==> flow/design.v <==
`timescale 1 ns / 1 ps
`default_nettype none
package bfp_pkg;
  function automatic logic [63:0] byte_reverse(input logic [63:0] din);
    for (int i = 0; i < 8; i++) begin
      byte_reverse[63-8*i-:8] = din[8*i+7-:8];
    end
  endfunction
endpackage
`timescale 1 ns / 1 ps
`default_nettype none
module fifo_srl #(
    parameter int ADDR_WIDTH = 4,
    parameter int DATA_WIDTH = 8
) (
    input logic clk,
    input logic rst,
    input logic  [DATA_WIDTH-1:0] din,
    input logic wr_en,
    output logic full,
    output logic [DATA_WIDTH-1:0] dout,
    output logic empty,
    input logic                   rd_en
);
  localparam int Depth = 2 ** ADDR_WIDTH;
  logic [DATA_WIDTH-1:0] srl   [Depth];
  logic [ADDR_WIDTH-1:0] addr;
  logic                  valid;
  assign full = &addr;
  always_ff @(posedge clk) begin
    if (wr_en && !full) begin
      srl[0] <= din;
      for (int i = 1; i < 16; i++) begin
        srl[i] <= srl[i-1];
      end
    end
  end
  assign dout = srl[addr];
  always_ff @(posedge clk) begin
    if (rst) begin
      addr <= '0;
    end else if (wr_en && ~rd_en && ~&addr && valid) begin
      addr <= addr + 1;
    end else if (rd_en && (&addr || (~wr_en && |addr))) begin
      addr <= addr - 1;
    end
  end
  always_ff @(posedge clk) begin
    if (rst) begin
      valid <= 1'b0;
    end else if (addr == '0 && wr_en) begin
      valid <= 1'b1;
    end else if (addr == '0 && ~wr_en && rd_en) begin
      valid <= 1'b0;
    end
  end
  assign empty = ~valid;
endmodule
`default_nettype wire
`timescale 1 ns / 1 ps
`default_nettype none
module bfp_comp_exp (
    input logic clk,
    input logic rst,
    input logic  [63:0] din_data,
    input logic din_valid,
    input logic din_sync,
    input logic din_last,
    output logic [63:0] dout_data,
    output logic [ 2:0] dout_state,
    output logic dout_valid,
    output logic dout_sync,
    output logic dout_last,
    input logic  [ 3:0] ud_iq_width
);
  function automatic logic [15:0] get_max2(input logic [15:0] din0, input logic [15:0] din1);
    logic [15:0] d0;
    logic [15:0] d1;
    d0 = din0[15] ? ~din0 : din0;
    d1 = din1[15] ? ~din1 : din1;
    get_max2 = d0 > d1 ? d0 : d1;
  endfunction
  function automatic logic [15:0] get_max4(input logic [15:0] din0, input logic [15:0] din1,
                                           input logic [15:0] din2, input logic [15:0] din3);
    logic [15:0] d0;
    logic [15:0] d1;
    d0 = get_max2(din0, din1);
    d1 = get_max2(din2, din3);
    get_max4 = d0 > d1 ? d0 : d1;
  endfunction
  function automatic logic [3:0] get_msb(input logic [15:0] din);
    get_msb = 0;
    for (int i = 1; i < 16; i++) begin
      if (din[i] ^ din[i-1]) get_msb = i;
    end
  endfunction
  function automatic logic [3:0] get_shift(input logic [3:0] msb, input logic [3:0] width);
    get_shift = width == 0 ? 0 : 15 - msb;
    get_shift = get_shift < 16 - width ? get_shift : 16 - width;
  endfunction
  function automatic logic [3:0] get_exp(input logic [3:0] msb, input logic [3:0] width);
    logic [4:0] temp;
    if (width == '0) begin
      temp = '0;
    end else begin
      temp = {1'b0, msb} - width + 1;
    end
    get_exp = temp[4] ? 0 : temp[3:0];
  endfunction
  function automatic logic [15:0] get_mask(input logic [3:0] w);
    logic [15:0] mask;
    case (w)
      0: mask = 16'h0000;
      1: mask = 16'h7FFF;
      2: mask = 16'h3FFF;
      3: mask = 16'h1FFF;
      4: mask = 16'h0FFF;
      5: mask = 16'h07FF;
      6: mask = 16'h03FF;
      7: mask = 16'h01FF;
      8: mask = 16'h00FF;
      9: mask = 16'h007F;
      10: mask = 16'h003F;
      11: mask = 16'h001F;
      12: mask = 16'h000F;
      13: mask = 16'h0007;
      14: mask = 16'h0003;
      default: mask = 16'h0001;
    endcase
    get_mask = mask;
  endfunction
  logic [15:0] data0  [4];
  logic [ 2:0] state0;
  generate
    for (genvar i = 0; i < 4; i++) begin : g_data0
      assign data0[i] = din_data[63-i*16-:16];
    end
  endgenerate
  always_ff @(posedge clk) begin
    if (rst || (din_valid && din_last)) begin
      state0 <= '0;
    end else if (din_valid) begin
      state0 <= state0 == 5 ? 0 : state0 + 1;
    end
  end
  logic [15:0] max1;
  logic [ 2:0] state1;
  logic        valid1;
  logic        last1;
  always_ff @(posedge clk) begin
    max1 <= get_max4(data0[0], data0[1], data0[2], data0[3]);
  end
  always_ff @(posedge clk) begin
    state1 <= state0;
    valid1 <= din_valid;
    last1  <= din_last;
  end
  logic [15:0] max2;
  logic [ 2:0] state2;
  logic [ 3:0] shift2;
  logic [ 3:0] exp2;
  logic        valid2;
  logic        last2;
  always_ff @(posedge clk) begin
    if (valid1) begin
      if (state1 == 0) begin
        max2 <= max1;
      end else begin
        max2 <= get_max2(max1, max2);
      end
    end
  end
  assign shift2 = get_shift(get_msb(max2), ud_iq_width);
  assign exp2   = get_exp(get_msb(max2), ud_iq_width);
  always_ff @(posedge clk) begin
    state2 <= state1;
    valid2 <= valid1;
    last2  <= last1;
  end
  logic [64:0] fifo3;
  logic [15:0] mask3;
  logic [15:0] data3  [4];
  logic [ 3:0] shift3;
  logic [ 3:0] exp3;
  logic [ 2:0] state3;
  logic        empty3;
  logic        valid3;
  logic        sync3;
  logic        last3;
  always_ff @(posedge clk) begin
    mask3 <= get_mask(ud_iq_width) >> 1;
  end
  generate
    for (genvar i = 0; i < 4; i++) begin : g_data3
      assign data3[i] = fifo3[63-i*16-:16];
    end
  endgenerate
  always_ff @(posedge clk) begin
    if (rst || (valid3 && last3)) begin
      state3 <= '0;
    end else if (~empty3 || valid3) begin
      state3 <= state3 == 5 ? 0 : state3 + 1;
    end
  end
  assign valid3 = ~empty3 || state3 > 0;
  always_ff @(posedge clk) begin
    if (rst) begin
      sync3 <= 1'b0;
    end else if (valid3 && last3) begin
      sync3 <= 1'b0;
    end else if (valid3) begin
      sync3 <= 1'b1;
    end
  end
  assign last3 = fifo3[64];
  logic [15:0] mask4;
  logic [15:0] data4  [4];
  logic [ 3:0] exp4;
  logic [ 2:0] state4;
  logic        valid4;
  logic        sync4;
  logic        last4;
  always_ff @(posedge clk) begin
    mask4 <= ~get_mask(ud_iq_width);
  end
  generate
    for (genvar i = 0; i < 4; i++) begin : g_data4
      always_ff @(posedge clk) begin
        data4[i] <= (data3[i] << shift3) | mask3;
      end
    end
  endgenerate
  always_ff @(posedge clk) begin
    exp4   <= exp3;
    state4 <= state3;
    valid4 <= valid3;
    sync4  <= sync3;
    last4  <= last3;
  end
  logic [63:0] data5_or;
  logic [63:0] data5_shift[4];
  logic [15:0] data5      [4];
  logic [ 6:0] shift5     [4];
  logic [ 3:0] exp5;
  logic [ 2:0] state5;
  logic        valid5;
  logic        sync5;
  logic        last5;
  generate
    for (genvar i = 0; i < 4; i++) begin : g_data5
      always_ff @(posedge clk) begin
        if (data4[i] == 16'h7FFF) begin
          data5[i] <= data4[i] & mask4;
        end else begin
          data5[i] <= (data4[i] + 1) & mask4;
        end
      end
      always_comb begin
        data5_shift[i] = {data5[i], 48'b0} >> shift5[i];
      end
    end
  endgenerate
  always_comb begin
    if (state5 == 0) begin
      data5_or = {4'b0, exp5, 56'b0};
    end else begin
      data5_or = 64'b0;
    end
    for (int i = 0; i < 4; i++) begin
      data5_or = data5_or | data5_shift[i];
    end
  end
  generate
    for (genvar i = 0; i < 4; i++) begin : g_shift5
      always_ff @(posedge clk) begin
        if (state4 == 0) begin
          shift5[i] <= i * ud_iq_width + 8;
        end else begin
          shift5[i] <= i * ud_iq_width;
        end
      end
    end
  endgenerate
  always_ff @(posedge clk) begin
    exp5   <= exp4;
    state5 <= state4;
    valid5 <= valid4;
    sync5  <= sync4;
    last5  <= last4;
  end
  always_ff @(posedge clk) begin
    dout_data  <= data5_or;
    dout_state <= state5;
    dout_sync  <= sync5;
    dout_valid <= valid5;
    dout_last  <= last5;
  end
  logic [7:0] exp_fifo_din;
  logic       exp_fifo_wr;
  logic [7:0] exp_fifo_dout;
  logic       exp_fifo_rd;
  assign exp_fifo_din = {shift2, exp2};
  assign exp_fifo_wr  = valid2 && (state2 == 5 || last2);
  assign exp_fifo_rd  = (state3 == 0);
  assign {shift3, exp3} = exp_fifo_dout;
  fifo_srl #(
      .DATA_WIDTH(8)
  ) i_exp_fifo (
      .clk  (clk),
      .rst  (rst),
      .din  (exp_fifo_din),
      .wr_en(exp_fifo_wr),
      .full (   ),
      .dout (exp_fifo_dout),
      .empty(empty3),
      .rd_en(exp_fifo_rd)
  );
  fifo_srl #(
      .DATA_WIDTH(65)
  ) i_data_fifo (
      .clk  (clk),
      .rst  (rst),
      .din  ({din_last, din_data}),
      .wr_en(din_valid),
      .full (   ),
      .dout (fifo3),
      .empty(   ),
      .rd_en(valid3)
  );
endmodule
`default_nettype wire
`timescale 1 ns / 1 ps
`default_nettype none
module bfp_comp_gearbox (
    input logic clk,
    input logic rst,
    input logic  [63:0] din_data,
    input logic  [ 2:0] din_state,
    input logic din_valid,
    input logic din_sync,
    input logic din_last,
    output logic [63:0] m_axis_tdata,
    output logic [ 7:0] m_axis_tkeep,
    output logic m_axis_tvalid,
    output logic m_axis_tlast,
    input logic [3:0] ud_iq_width
);
  logic [63:0] data_shift;
  logic [63:0] data_shift_f;
  logic [63:0] tdata;
  logic [63:0] tdata_f;
  logic [ 4:0] cnt;
  logic [ 4:0] cnt_next;
  logic [ 5:0] shift;
  logic        last_extend;
  assign {data_shift, data_shift_f} = {din_data, 64'b0} >> shift;
  always_ff @(posedge clk) begin
    if (rst) begin
      cnt <= '0;
    end else if (din_valid && din_last && cnt_next > 16) begin
      cnt <= cnt_next;
    end else if (din_valid && din_last) begin
      cnt <= '0;
    end else if (din_valid) begin
      cnt <= cnt_next;
    end else if (last_extend) begin
      cnt <= '0;
    end
  end
  always_comb begin
    if (din_state == 0) begin
      cnt_next = (cnt & 5'h0F) + 2 + ud_iq_width;
    end else begin
      cnt_next = (cnt & 5'h0F) + ud_iq_width;
    end
  end
  assign shift = {cnt[3:0], 2'b0};
  always_ff @(posedge clk) begin
    last_extend <= din_valid && din_last && (cnt_next > 16);
  end
  always_ff @(posedge clk) begin
    if (last_extend) begin
        tdata <= tdata_f | data_shift;
    end else if (din_valid) begin
      if (~din_sync) begin
        tdata <= data_shift;
      end else if (cnt[4]) begin
        tdata <= tdata_f | data_shift;
      end else begin
        tdata <= tdata | data_shift;
      end
    end
  end
  always_ff @(posedge clk) begin
    if (din_valid) begin
      tdata_f <= data_shift_f;
    end
  end
  assign m_axis_tdata  = bfp_pkg::byte_reverse(tdata);
  always_ff @(posedge clk) begin
    if (din_valid && din_last) begin
      m_axis_tvalid <= 1'b1;
    end else if (last_extend) begin
      m_axis_tvalid <= 1'b1;
    end else if (din_valid && cnt_next >= 16) begin
      m_axis_tvalid <= 1'b1;
    end else begin
      m_axis_tvalid <= 1'b0;
    end
  end
  always_ff @(posedge clk) begin
    if (din_valid && din_last && cnt_next <= 16) begin
      m_axis_tlast <= 1'b1;
    end else if (last_extend) begin
      m_axis_tlast <= 1'b1;
    end else if (din_valid) begin
      m_axis_tlast <= 1'b0;
    end
  end
  always_ff @(posedge clk) begin
    if (din_valid && din_last && cnt_next < 16) begin
      m_axis_tkeep <= 8'hFF >> (8 - shift / 8);
    end else if (last_extend) begin
      m_axis_tkeep <= 8'hFF >> (8 - shift / 8);
    end else if (din_valid) begin
      m_axis_tkeep <= 8'hFF;
    end
  end
endmodule
`default_nettype wire
`timescale 1 ns / 1 ps
`default_nettype none
module bfp_comp (
    input logic clk,
    input logic rst,
    input logic  [63:0] s_axis_tdata,
    input logic  [ 7:0] s_axis_tkeep,
    input logic s_axis_tvalid,
    input logic s_axis_tlast,
    input logic  [31:0] s_axis_tuser,
    output logic [63:0] m_axis_tdata,
    output logic [ 7:0] m_axis_tkeep,
    output logic m_axis_tvalid,
    output logic m_axis_tlast,
    output logic [31:0] m_axis_tuser,
    input logic  [ 3:0] ctrl_ud_comp_meth,
    input logic  [ 3:0] ctrl_ud_iq_width
);
  logic [63:0] s_axis_tdata_reversed;
  logic [63:0] data0;
  logic        valid0;
  logic        last0;
  logic [31:0] user0;
  logic        sync0;
  logic [ 3:0] ud_iq_width;
  logic [63:0] d0_data;
  logic [ 2:0] d0_state;
  logic        d0_valid;
  logic        d0_sync;
  logic        d0_last;
  logic [31:0] fifo_din;
  logic        fifo_wr;
  logic [31:0] fifo_dout;
  logic        fifo_rd;
  assign s_axis_tdata_reversed = bfp_pkg::byte_reverse(s_axis_tdata);
  always_ff @(posedge clk) begin
    data0  <= s_axis_tdata_reversed;
    valid0 <= s_axis_tvalid;
    last0  <= s_axis_tlast;
    user0  <= s_axis_tuser;
  end
  always_ff @(posedge clk) begin
    if (rst || (valid0 && last0)) begin
      sync0 <= 1'b0;
    end else if (valid0) begin
      sync0 <= 1'b1;
    end
  end
  assign fifo_din = user0;
  assign fifo_wr  = valid0 && ~sync0;
  assign fifo_rd  = d0_valid & ~d0_sync;
  always_ff @(posedge clk) begin
    if (fifo_rd) begin
      m_axis_tuser <= fifo_dout;
    end
  end
  always_ff @(posedge clk) begin
    if (ctrl_ud_comp_meth == 1) begin
      ud_iq_width <= ctrl_ud_iq_width;
    end else begin
      ud_iq_width <= '0;
    end
  end
  bfp_comp_exp i_exp (
      .clk        (clk),
      .rst        (rst),
      .din_data   (data0),
      .din_valid  (valid0),
      .din_sync   (sync0),
      .din_last   (last0),
      .dout_data  (d0_data),
      .dout_state (d0_state),
      .dout_valid (d0_valid),
      .dout_sync  (d0_sync),
      .dout_last  (d0_last),
      .ud_iq_width(ud_iq_width)
  );
  bfp_comp_gearbox i_gearbox (
      .clk          (clk),
      .rst          (rst),
      .din_data     (d0_data),
      .din_state    (d0_state),
      .din_valid    (d0_valid),
      .din_sync     (d0_sync),
      .din_last     (d0_last),
      .m_axis_tdata (m_axis_tdata),
      .m_axis_tkeep (m_axis_tkeep),
      .m_axis_tvalid(m_axis_tvalid),
      .m_axis_tlast (m_axis_tlast),
      .ud_iq_width  (ud_iq_width)
  );
  fifo_srl #(
      .DATA_WIDTH(32)
  ) i_user_fifo (
      .clk  (clk),
      .rst  (rst),
      .din  (fifo_din),
      .wr_en(fifo_wr),
      .full (   ),
      .dout (fifo_dout),
      .empty(   ),
      .rd_en(fifo_rd)
  );
endmodule
`default_nettype wire
=== Reports on bfp_comp ===
The steps from the RTL of bfp_comp to its reports follow in flow order.
Line numbers count from 1 in the design file above.
Operators: Yosys type, input widths -> output width; for muxes data width and select width s.
Library cell names are shortened.
A cell with n/a has no value.

* Design top: bfp_comp
* Clock input: clk
* Standard-cell library: sky130hd
* Library corner: tt_025C_1v80

=== Word level ===
Yosys after proc, flatten, opt, wreduce and memory -nomap, before mapping. Print and check cells are not counted. Equal cells are merged and count once.
Yosys's memory passes give these memory sizes; they may raise the number of words (mostly to a power of two), join words into wider ones and drop unused or constant bits.

* Flip-flop bits (word level): 2297
* Latch bits: 0
* Bits in writable memories: 0
* ROM bits: 480
* Clocked read ports x word width: 30
* Memory cells: 2
* Elaborated cells: 403

* Add/sub/neg operators: 23
* Multiply operators: 1
* Div/mod/pow operators: 0
* Magnitude comparators: 10
* Equal/unequal tests: 53
* Shift operators: 10
* Muxes and demuxes: 69
* Bitwise gates (word level): 49
* Reduce/logical cells: 75

{| class="wikitable"
|+ Memory list
! name !! depth !! width !! read ports !! write ports !! RTL line !! source
|-
| (name not given) || 16 || 15 || 1 || 0 || 112 || <nowiki>case (w)</nowiki>
|-
| (name not given) || 16 || 15 || 1 || 0 || 112 ||
|}

{| class="wikitable"
|+ Operators with widths
! cell !! number
|-
| $pmux 65 s16 || 1
|-
| $pmux 32 s16 || 1
|-
| $or 64x64->64 || 5
|-
| $mux 64 || 4
|-
| $mux 16 || 15
|-
| $shr 128x6->128 || 1
|-
| $and 16x16->16 || 8
|-
| $shr 64x7->64 || 2
|-
| $pmux 8 s16 || 1
|-
| $not 16->16 || 7
|-
| $eq 4x4->1 const B || 24
|-
| $mux 4 || 19
|-
| $add 16x1->16 const B || 4
|-
| $eq 16x15->1 const B || 4
|-
| $or 16x15->16 || 4
|-
| $gt 16x16->1 || 4
|-
| $shl 16x4->16 || 4
|-
| $or 60x64->64 || 1
|-
| $shr 64x5->64 || 1
|-
| $shr 64x6->64 || 1
|-
| $mux 60 || 1
|-
| $eq 4x3->1 const B || 12
|-
| $logic_and 1x1->1 || 36
|-
| $mux 5 || 7
|-
| $lt 4x32->1 || 1
|-
| $shr 8x32->8 const A || 1
|-
| $eq 4x2->1 const B || 6
|-
| $mux 8 || 3
|}

Other operator kinds: 39; their cells: 112.

=== Logic depth ===
Depth = most cells in a row (Yosys ltp): at word level without a register or memory, in the mapped netlist without a sequential cell, where the memories' decode and read muxes count.

* Depth in word-level cells: 20
* ABC_AREA: 0
* Mapped depth: 24

=== Netlist ===
The flow's flattened synthesis, as Yosys stat reports it; memories are mapped. The netlist is that of the ABC_AREA named above (0 if unset); the other value can give another one.

{| class="wikitable"
|+ Cells by type
! type !! number !! area in all (sq um)
|-
| edfxtp_1 || 1859 || 5.58E+04
|-
| dfxtp_1 || 435 || 8.71E+03
|-
| mux2i_1 || 337 || 3.37E+03
|-
| a22oi_1 || 319 || 2.39E+03
|-
| nand2_1 || 440 || 1.65E+03
|-
| ha_1 || 113 || 1.41E+03
|-
| a21oi_1 || 261 || 1.31E+03
|-
| a22o_1 || 143 || 1.25E+03
|-
| a221oi_1 || 142 || 1.24E+03
|-
| nor2_1 || 327 || 1.23E+03
|-
| o21ai_0 || 189 || 945.907
|-
| mux4_2 || 41 || 923.386
|-
| a222oi_1 || 89 || 890.854
|-
| mux2_2 || 77 || 867.082
|-
| clkbuf_1 || 186 || 698.17
|-
| buf_2 || 136 || 680.653
|-
| xor2_1 || 64 || 560.538
|-
| inv_1 || 148 || 555.533
|}

Other cell types: 85; their cells: 1247.

* Cell count: 6553
* Cell area after synthesis: 0.0936748 sq mm
* Mapped flip-flops: 2294
* Buffers: 424

The figures by module come from a second, unflattened synthesis with its own total; it is not the netlist above.

* Cells (unflattened synthesis): 6581
* Area total of the unflattened synthesis: 0.0936523 sq mm

Rows give one instance, submodules left out.

{| class="wikitable"
|+ By module
! module !! times used !! cells !! area (sq mm)
|-
| fifo_srl #(DATA_WIDTH=65) || 1 || 2198 || 0.0389599
|-
| fifo_srl #(DATA_WIDTH=32) || 1 || 1112 || 0.0193974
|-
| bfp_comp_exp || 1 || 2044 || 0.0181724
|-
| bfp_comp_gearbox || 1 || 750 || 0.0087359
|-
| fifo_srl #(DATA_WIDTH=8) || 1 || 333 || 0.0052913
|-
| bfp_comp || 1 || 144 || 0.0030955
|}

=== Worst setup path after synthesis ===
OpenSTA on the mapped netlist: ideal clock, no wires. The path of least setup slack (recovery checks aside). Input and output delay are each 20% of the period. Register names are those of the netlist, which keeps one name where synthesis merged equal registers.

* Kind: register to register
* From: register i_exp.i_data_fifo.addr[0]
* To: register i_exp.i_data_fifo.addr[1]
* Clock period: 8.138 ns
* Setup time: 0.084 ns
* Data arrival time: 53.188 ns
* Required time: 8.054 ns
* Slack: -45.134 ns
* Path delay: 53.272 ns
* Driving pins on the path: 9
* Path buffers: 2
* Period reached after synthesis: 53.272 ns

"path delay" = arrival - input delay + setup time.
"driving pins on the path" counts driving pins, that of a launching flip-flop among them; a cell with two outputs on the path counts twice.
"period reached after synthesis" = period - worst setup slack (recovery checks aside). The figure is calculated, with input and output delays left at 20% of the set period.
The rows between start and end are the longest chain of elaborated cells between them; the timing report does not say that the signal goes this way. Where chains are equally long, one stands for them.
A line is the first line of the expression or statement that the cell stems from. Yosys adds cells for indexed reads and writes and turns some case tables into memories.
At most two assigning lines are given for a register; there are more.

* Cell sequence: dfxtp_1 > ha_1 > buf_6 > and3_1 > buf_2 > nor2b_1 > nor3b_1 > mux2_2 > nor3_1
* Length of the longest elaborated chain: 6

{| class="wikitable"
|+ RTL lines, path post-synthesis
! item !! RTL line !! source
|-
| from (decl) || 27 || <nowiki>logic [ADDR_WIDTH-1:0] addr;</nowiki>
|-
| from (assign) || 43 || <nowiki>addr <= addr + 1;</nowiki>
|-
| from (assign) || 45 || <nowiki>addr <= addr - 1;</nowiki>
|-
| $reduce_or 4->1 || 44 || <nowiki>end else if (rd_en && (&addr || (~wr_en && |addr))) begin</nowiki>
|-
| $logic_and 1x1->1 || 44 ||
|-
| $logic_or 1x1->1 || 44 ||
|-
| $logic_and 1x1->1 || 44 ||
|-
| $mux 4 || 44 ||
|-
| $mux 4 || 42 || <nowiki>end else if (wr_en && ~rd_en && ~&addr && valid) begin</nowiki>
|-
| to (assign) || 43 ||
|-
| to (assign) || 45 ||
|-
| to (decl) || 27 ||
|}

=== Path in the finished layout ===
From the final timing report of record 1: the path of least setup slack in the routed layout; clock arrival at registers is part of the times.

* Kind: register to register
* From: register data0[63]
* To: register i_exp.max1[7]
* Clock period: 8.138 ns
* Setup time: 0.08 ns
* Data arrival time: 7.66 ns
* Required time: 8.93 ns
* Slack: 1.27 ns
* Driving pins on the path: 24
* Path buffers: 4

The rows between start and end are the longest chain of elaborated cells between them; the timing report does not say that the signal goes this way. Where chains are equally long, one stands for them.

* Cell sequence: dfxtp_1 > buf_2 > buf_1 > xor2_1 > ha_1 > nand3_1 > or2_2 > nor2_1 > nand3_1 > and3b_1 > a21oi_4 > buf_6 > mux2i_1 > inv_1 > ha_1 > a21o_1 > a21o_1 > a21o_1 > a21oi_1 > o211ai_1 > o21ai_0 > nor2_1 > clkbuf_1 > mux2i_1
* Length of the longest elaborated chain: 6

{| class="wikitable"
|+ RTL lines, path after layout
! item !! RTL line !! source
|-
| from (decl) || 450 || <nowiki>logic [63:0] data0;</nowiki>
|-
| from (assign) || 467 || <nowiki>data0  <= s_axis_tdata_reversed;</nowiki>
|-
| $not 16->16 || 79 || <nowiki>d0 = din0[15] ? ~din0 : din0;</nowiki>
|-
| $mux 16 || 79 ||
|-
| $gt 16x16->1 || 81 || <nowiki>get_max2 = d0 > d1 ? d0 : d1;</nowiki>
|-
| $mux 16 || 81 ||
|-
| $gt 16x16->1 || 89 || <nowiki>get_max4 = d0 > d1 ? d0 : d1;</nowiki>
|-
| $mux 16 || 89 ||
|-
| to (assign) || 151 || <nowiki>max1 <= get_max4(data0[0], data0[1], data0[2], data0[3]);</nowiki>
|-
| to (decl) || 146 || <nowiki>logic [15:0] max1;</nowiki>
|}

Hand-over note for bfp_comp

Record of 3 stored runs of the RTL-to-layout flow on bfp_comp, platform sky130hd. The runs are unordered. Constraints: input delay and output delay 20% of the set period each, output load 0.01 pF.
By "period achieved" is meant the clock period of the run minus its worst setup slack. This is arithmetic on one report: input and output delays are still those of the set period (20% each).
By "power" is meant OpenSTA's value without simulated activity: inputs other than the clock are taken to toggle once in ten clock periods, and the tool carries that through the logic.

=== Record 1 ===
{| class="wikitable"
! Setting !! Value
|-
| CAP_MARGIN || 40
|-
| CELL_PAD_IN_SITES_GLOBAL_PLACEMENT || 3
|-
| CORE_ASPECT_RATIO || 1.12
|-
| CORE_MARGIN || 9
|-
| CORE_UTILIZATION || 22
|-
| GPL_TIMING_DRIVEN || 0
|-
| HOLD_SLACK_MARGIN || 0.02
|-
| MAX_ROUTING_LAYER || met4
|-
| SETUP_SLACK_MARGIN || -0.55
|-
| SLEW_MARGIN || 15
|-
| period_ns || 8.138
|-
! Result !! Value
|-
| Power || 36.910 mW
|-
| Worst setup slack after layout || 1.268 ns
|-
| Period achieved || 6.870 ns
|-
| Chip area after synthesis (Yosys) || 0.0936748 sq mm
|-
| Standard-cell area after routing || 0.114515 sq mm
|-
| Post-route utilization || 0.27
|-
| Total die area || 0.449644 sq mm
|-
| Worst hold slack || 0.324 ns
|}

=== Record 2 ===
{| class="wikitable"
! Setting !! Value
|-
| SETUP_SLACK_MARGIN || -0.3
|-
| period_ns || 6.06
|-
| CAP_MARGIN || 20
|-
| CORE_MARGIN || 2
|-
| CORE_UTILIZATION || 40
|-
| SLEW_MARGIN || 20
|-
! Result !! Value
|-
| Power || 46.160 mW
|-
| Worst setup slack after layout || 0.524 ns
|-
| Period achieved || 5.536 ns
|-
| Chip area after synthesis (Yosys) || 0.0936748 sq mm
|-
| Standard-cell area after routing || 0.107337 sq mm
|-
| Post-route utilization || 0.461
|-
| Total die area || 0.238076 sq mm
|-
| Worst hold slack || 0.260 ns
|}

=== Record 3 ===
{| class="wikitable"
! Setting !! Value
|-
| ABC_AREA || 1
|-
| CAP_MARGIN || 40
|-
| CELL_PAD_IN_SITES_GLOBAL_PLACEMENT || 1
|-
| CORE_ASPECT_RATIO || 1.21
|-
| CORE_MARGIN || 9
|-
| CORE_UTILIZATION || 22
|-
| CTS_CLUSTER_DIAMETER || 333
|-
| GPL_TIMING_DRIVEN || 1
|-
| HOLD_SLACK_MARGIN || 0.3
|-
| MAX_ROUTING_LAYER || met4
|-
| MIN_ROUTING_LAYER || met1
|-
| SETUP_SLACK_MARGIN || -0.55
|-
| SLEW_MARGIN || 15
|-
| period_ns || 8.138
|-
! Result !! Value
|-
| Power || 39.217 mW
|-
| Worst setup slack after layout || 2.489 ns
|-
| Period achieved || 5.649 ns
|-
| Chip area after synthesis (Yosys) || 0.0931944 sq mm
|-
| Standard-cell area after routing || 0.111152 sq mm
|-
| Post-route utilization || 0.264
|-
| Total die area || 0.447472 sq mm
|-
| Worst hold slack || 0.326 ns
|}

End of note.
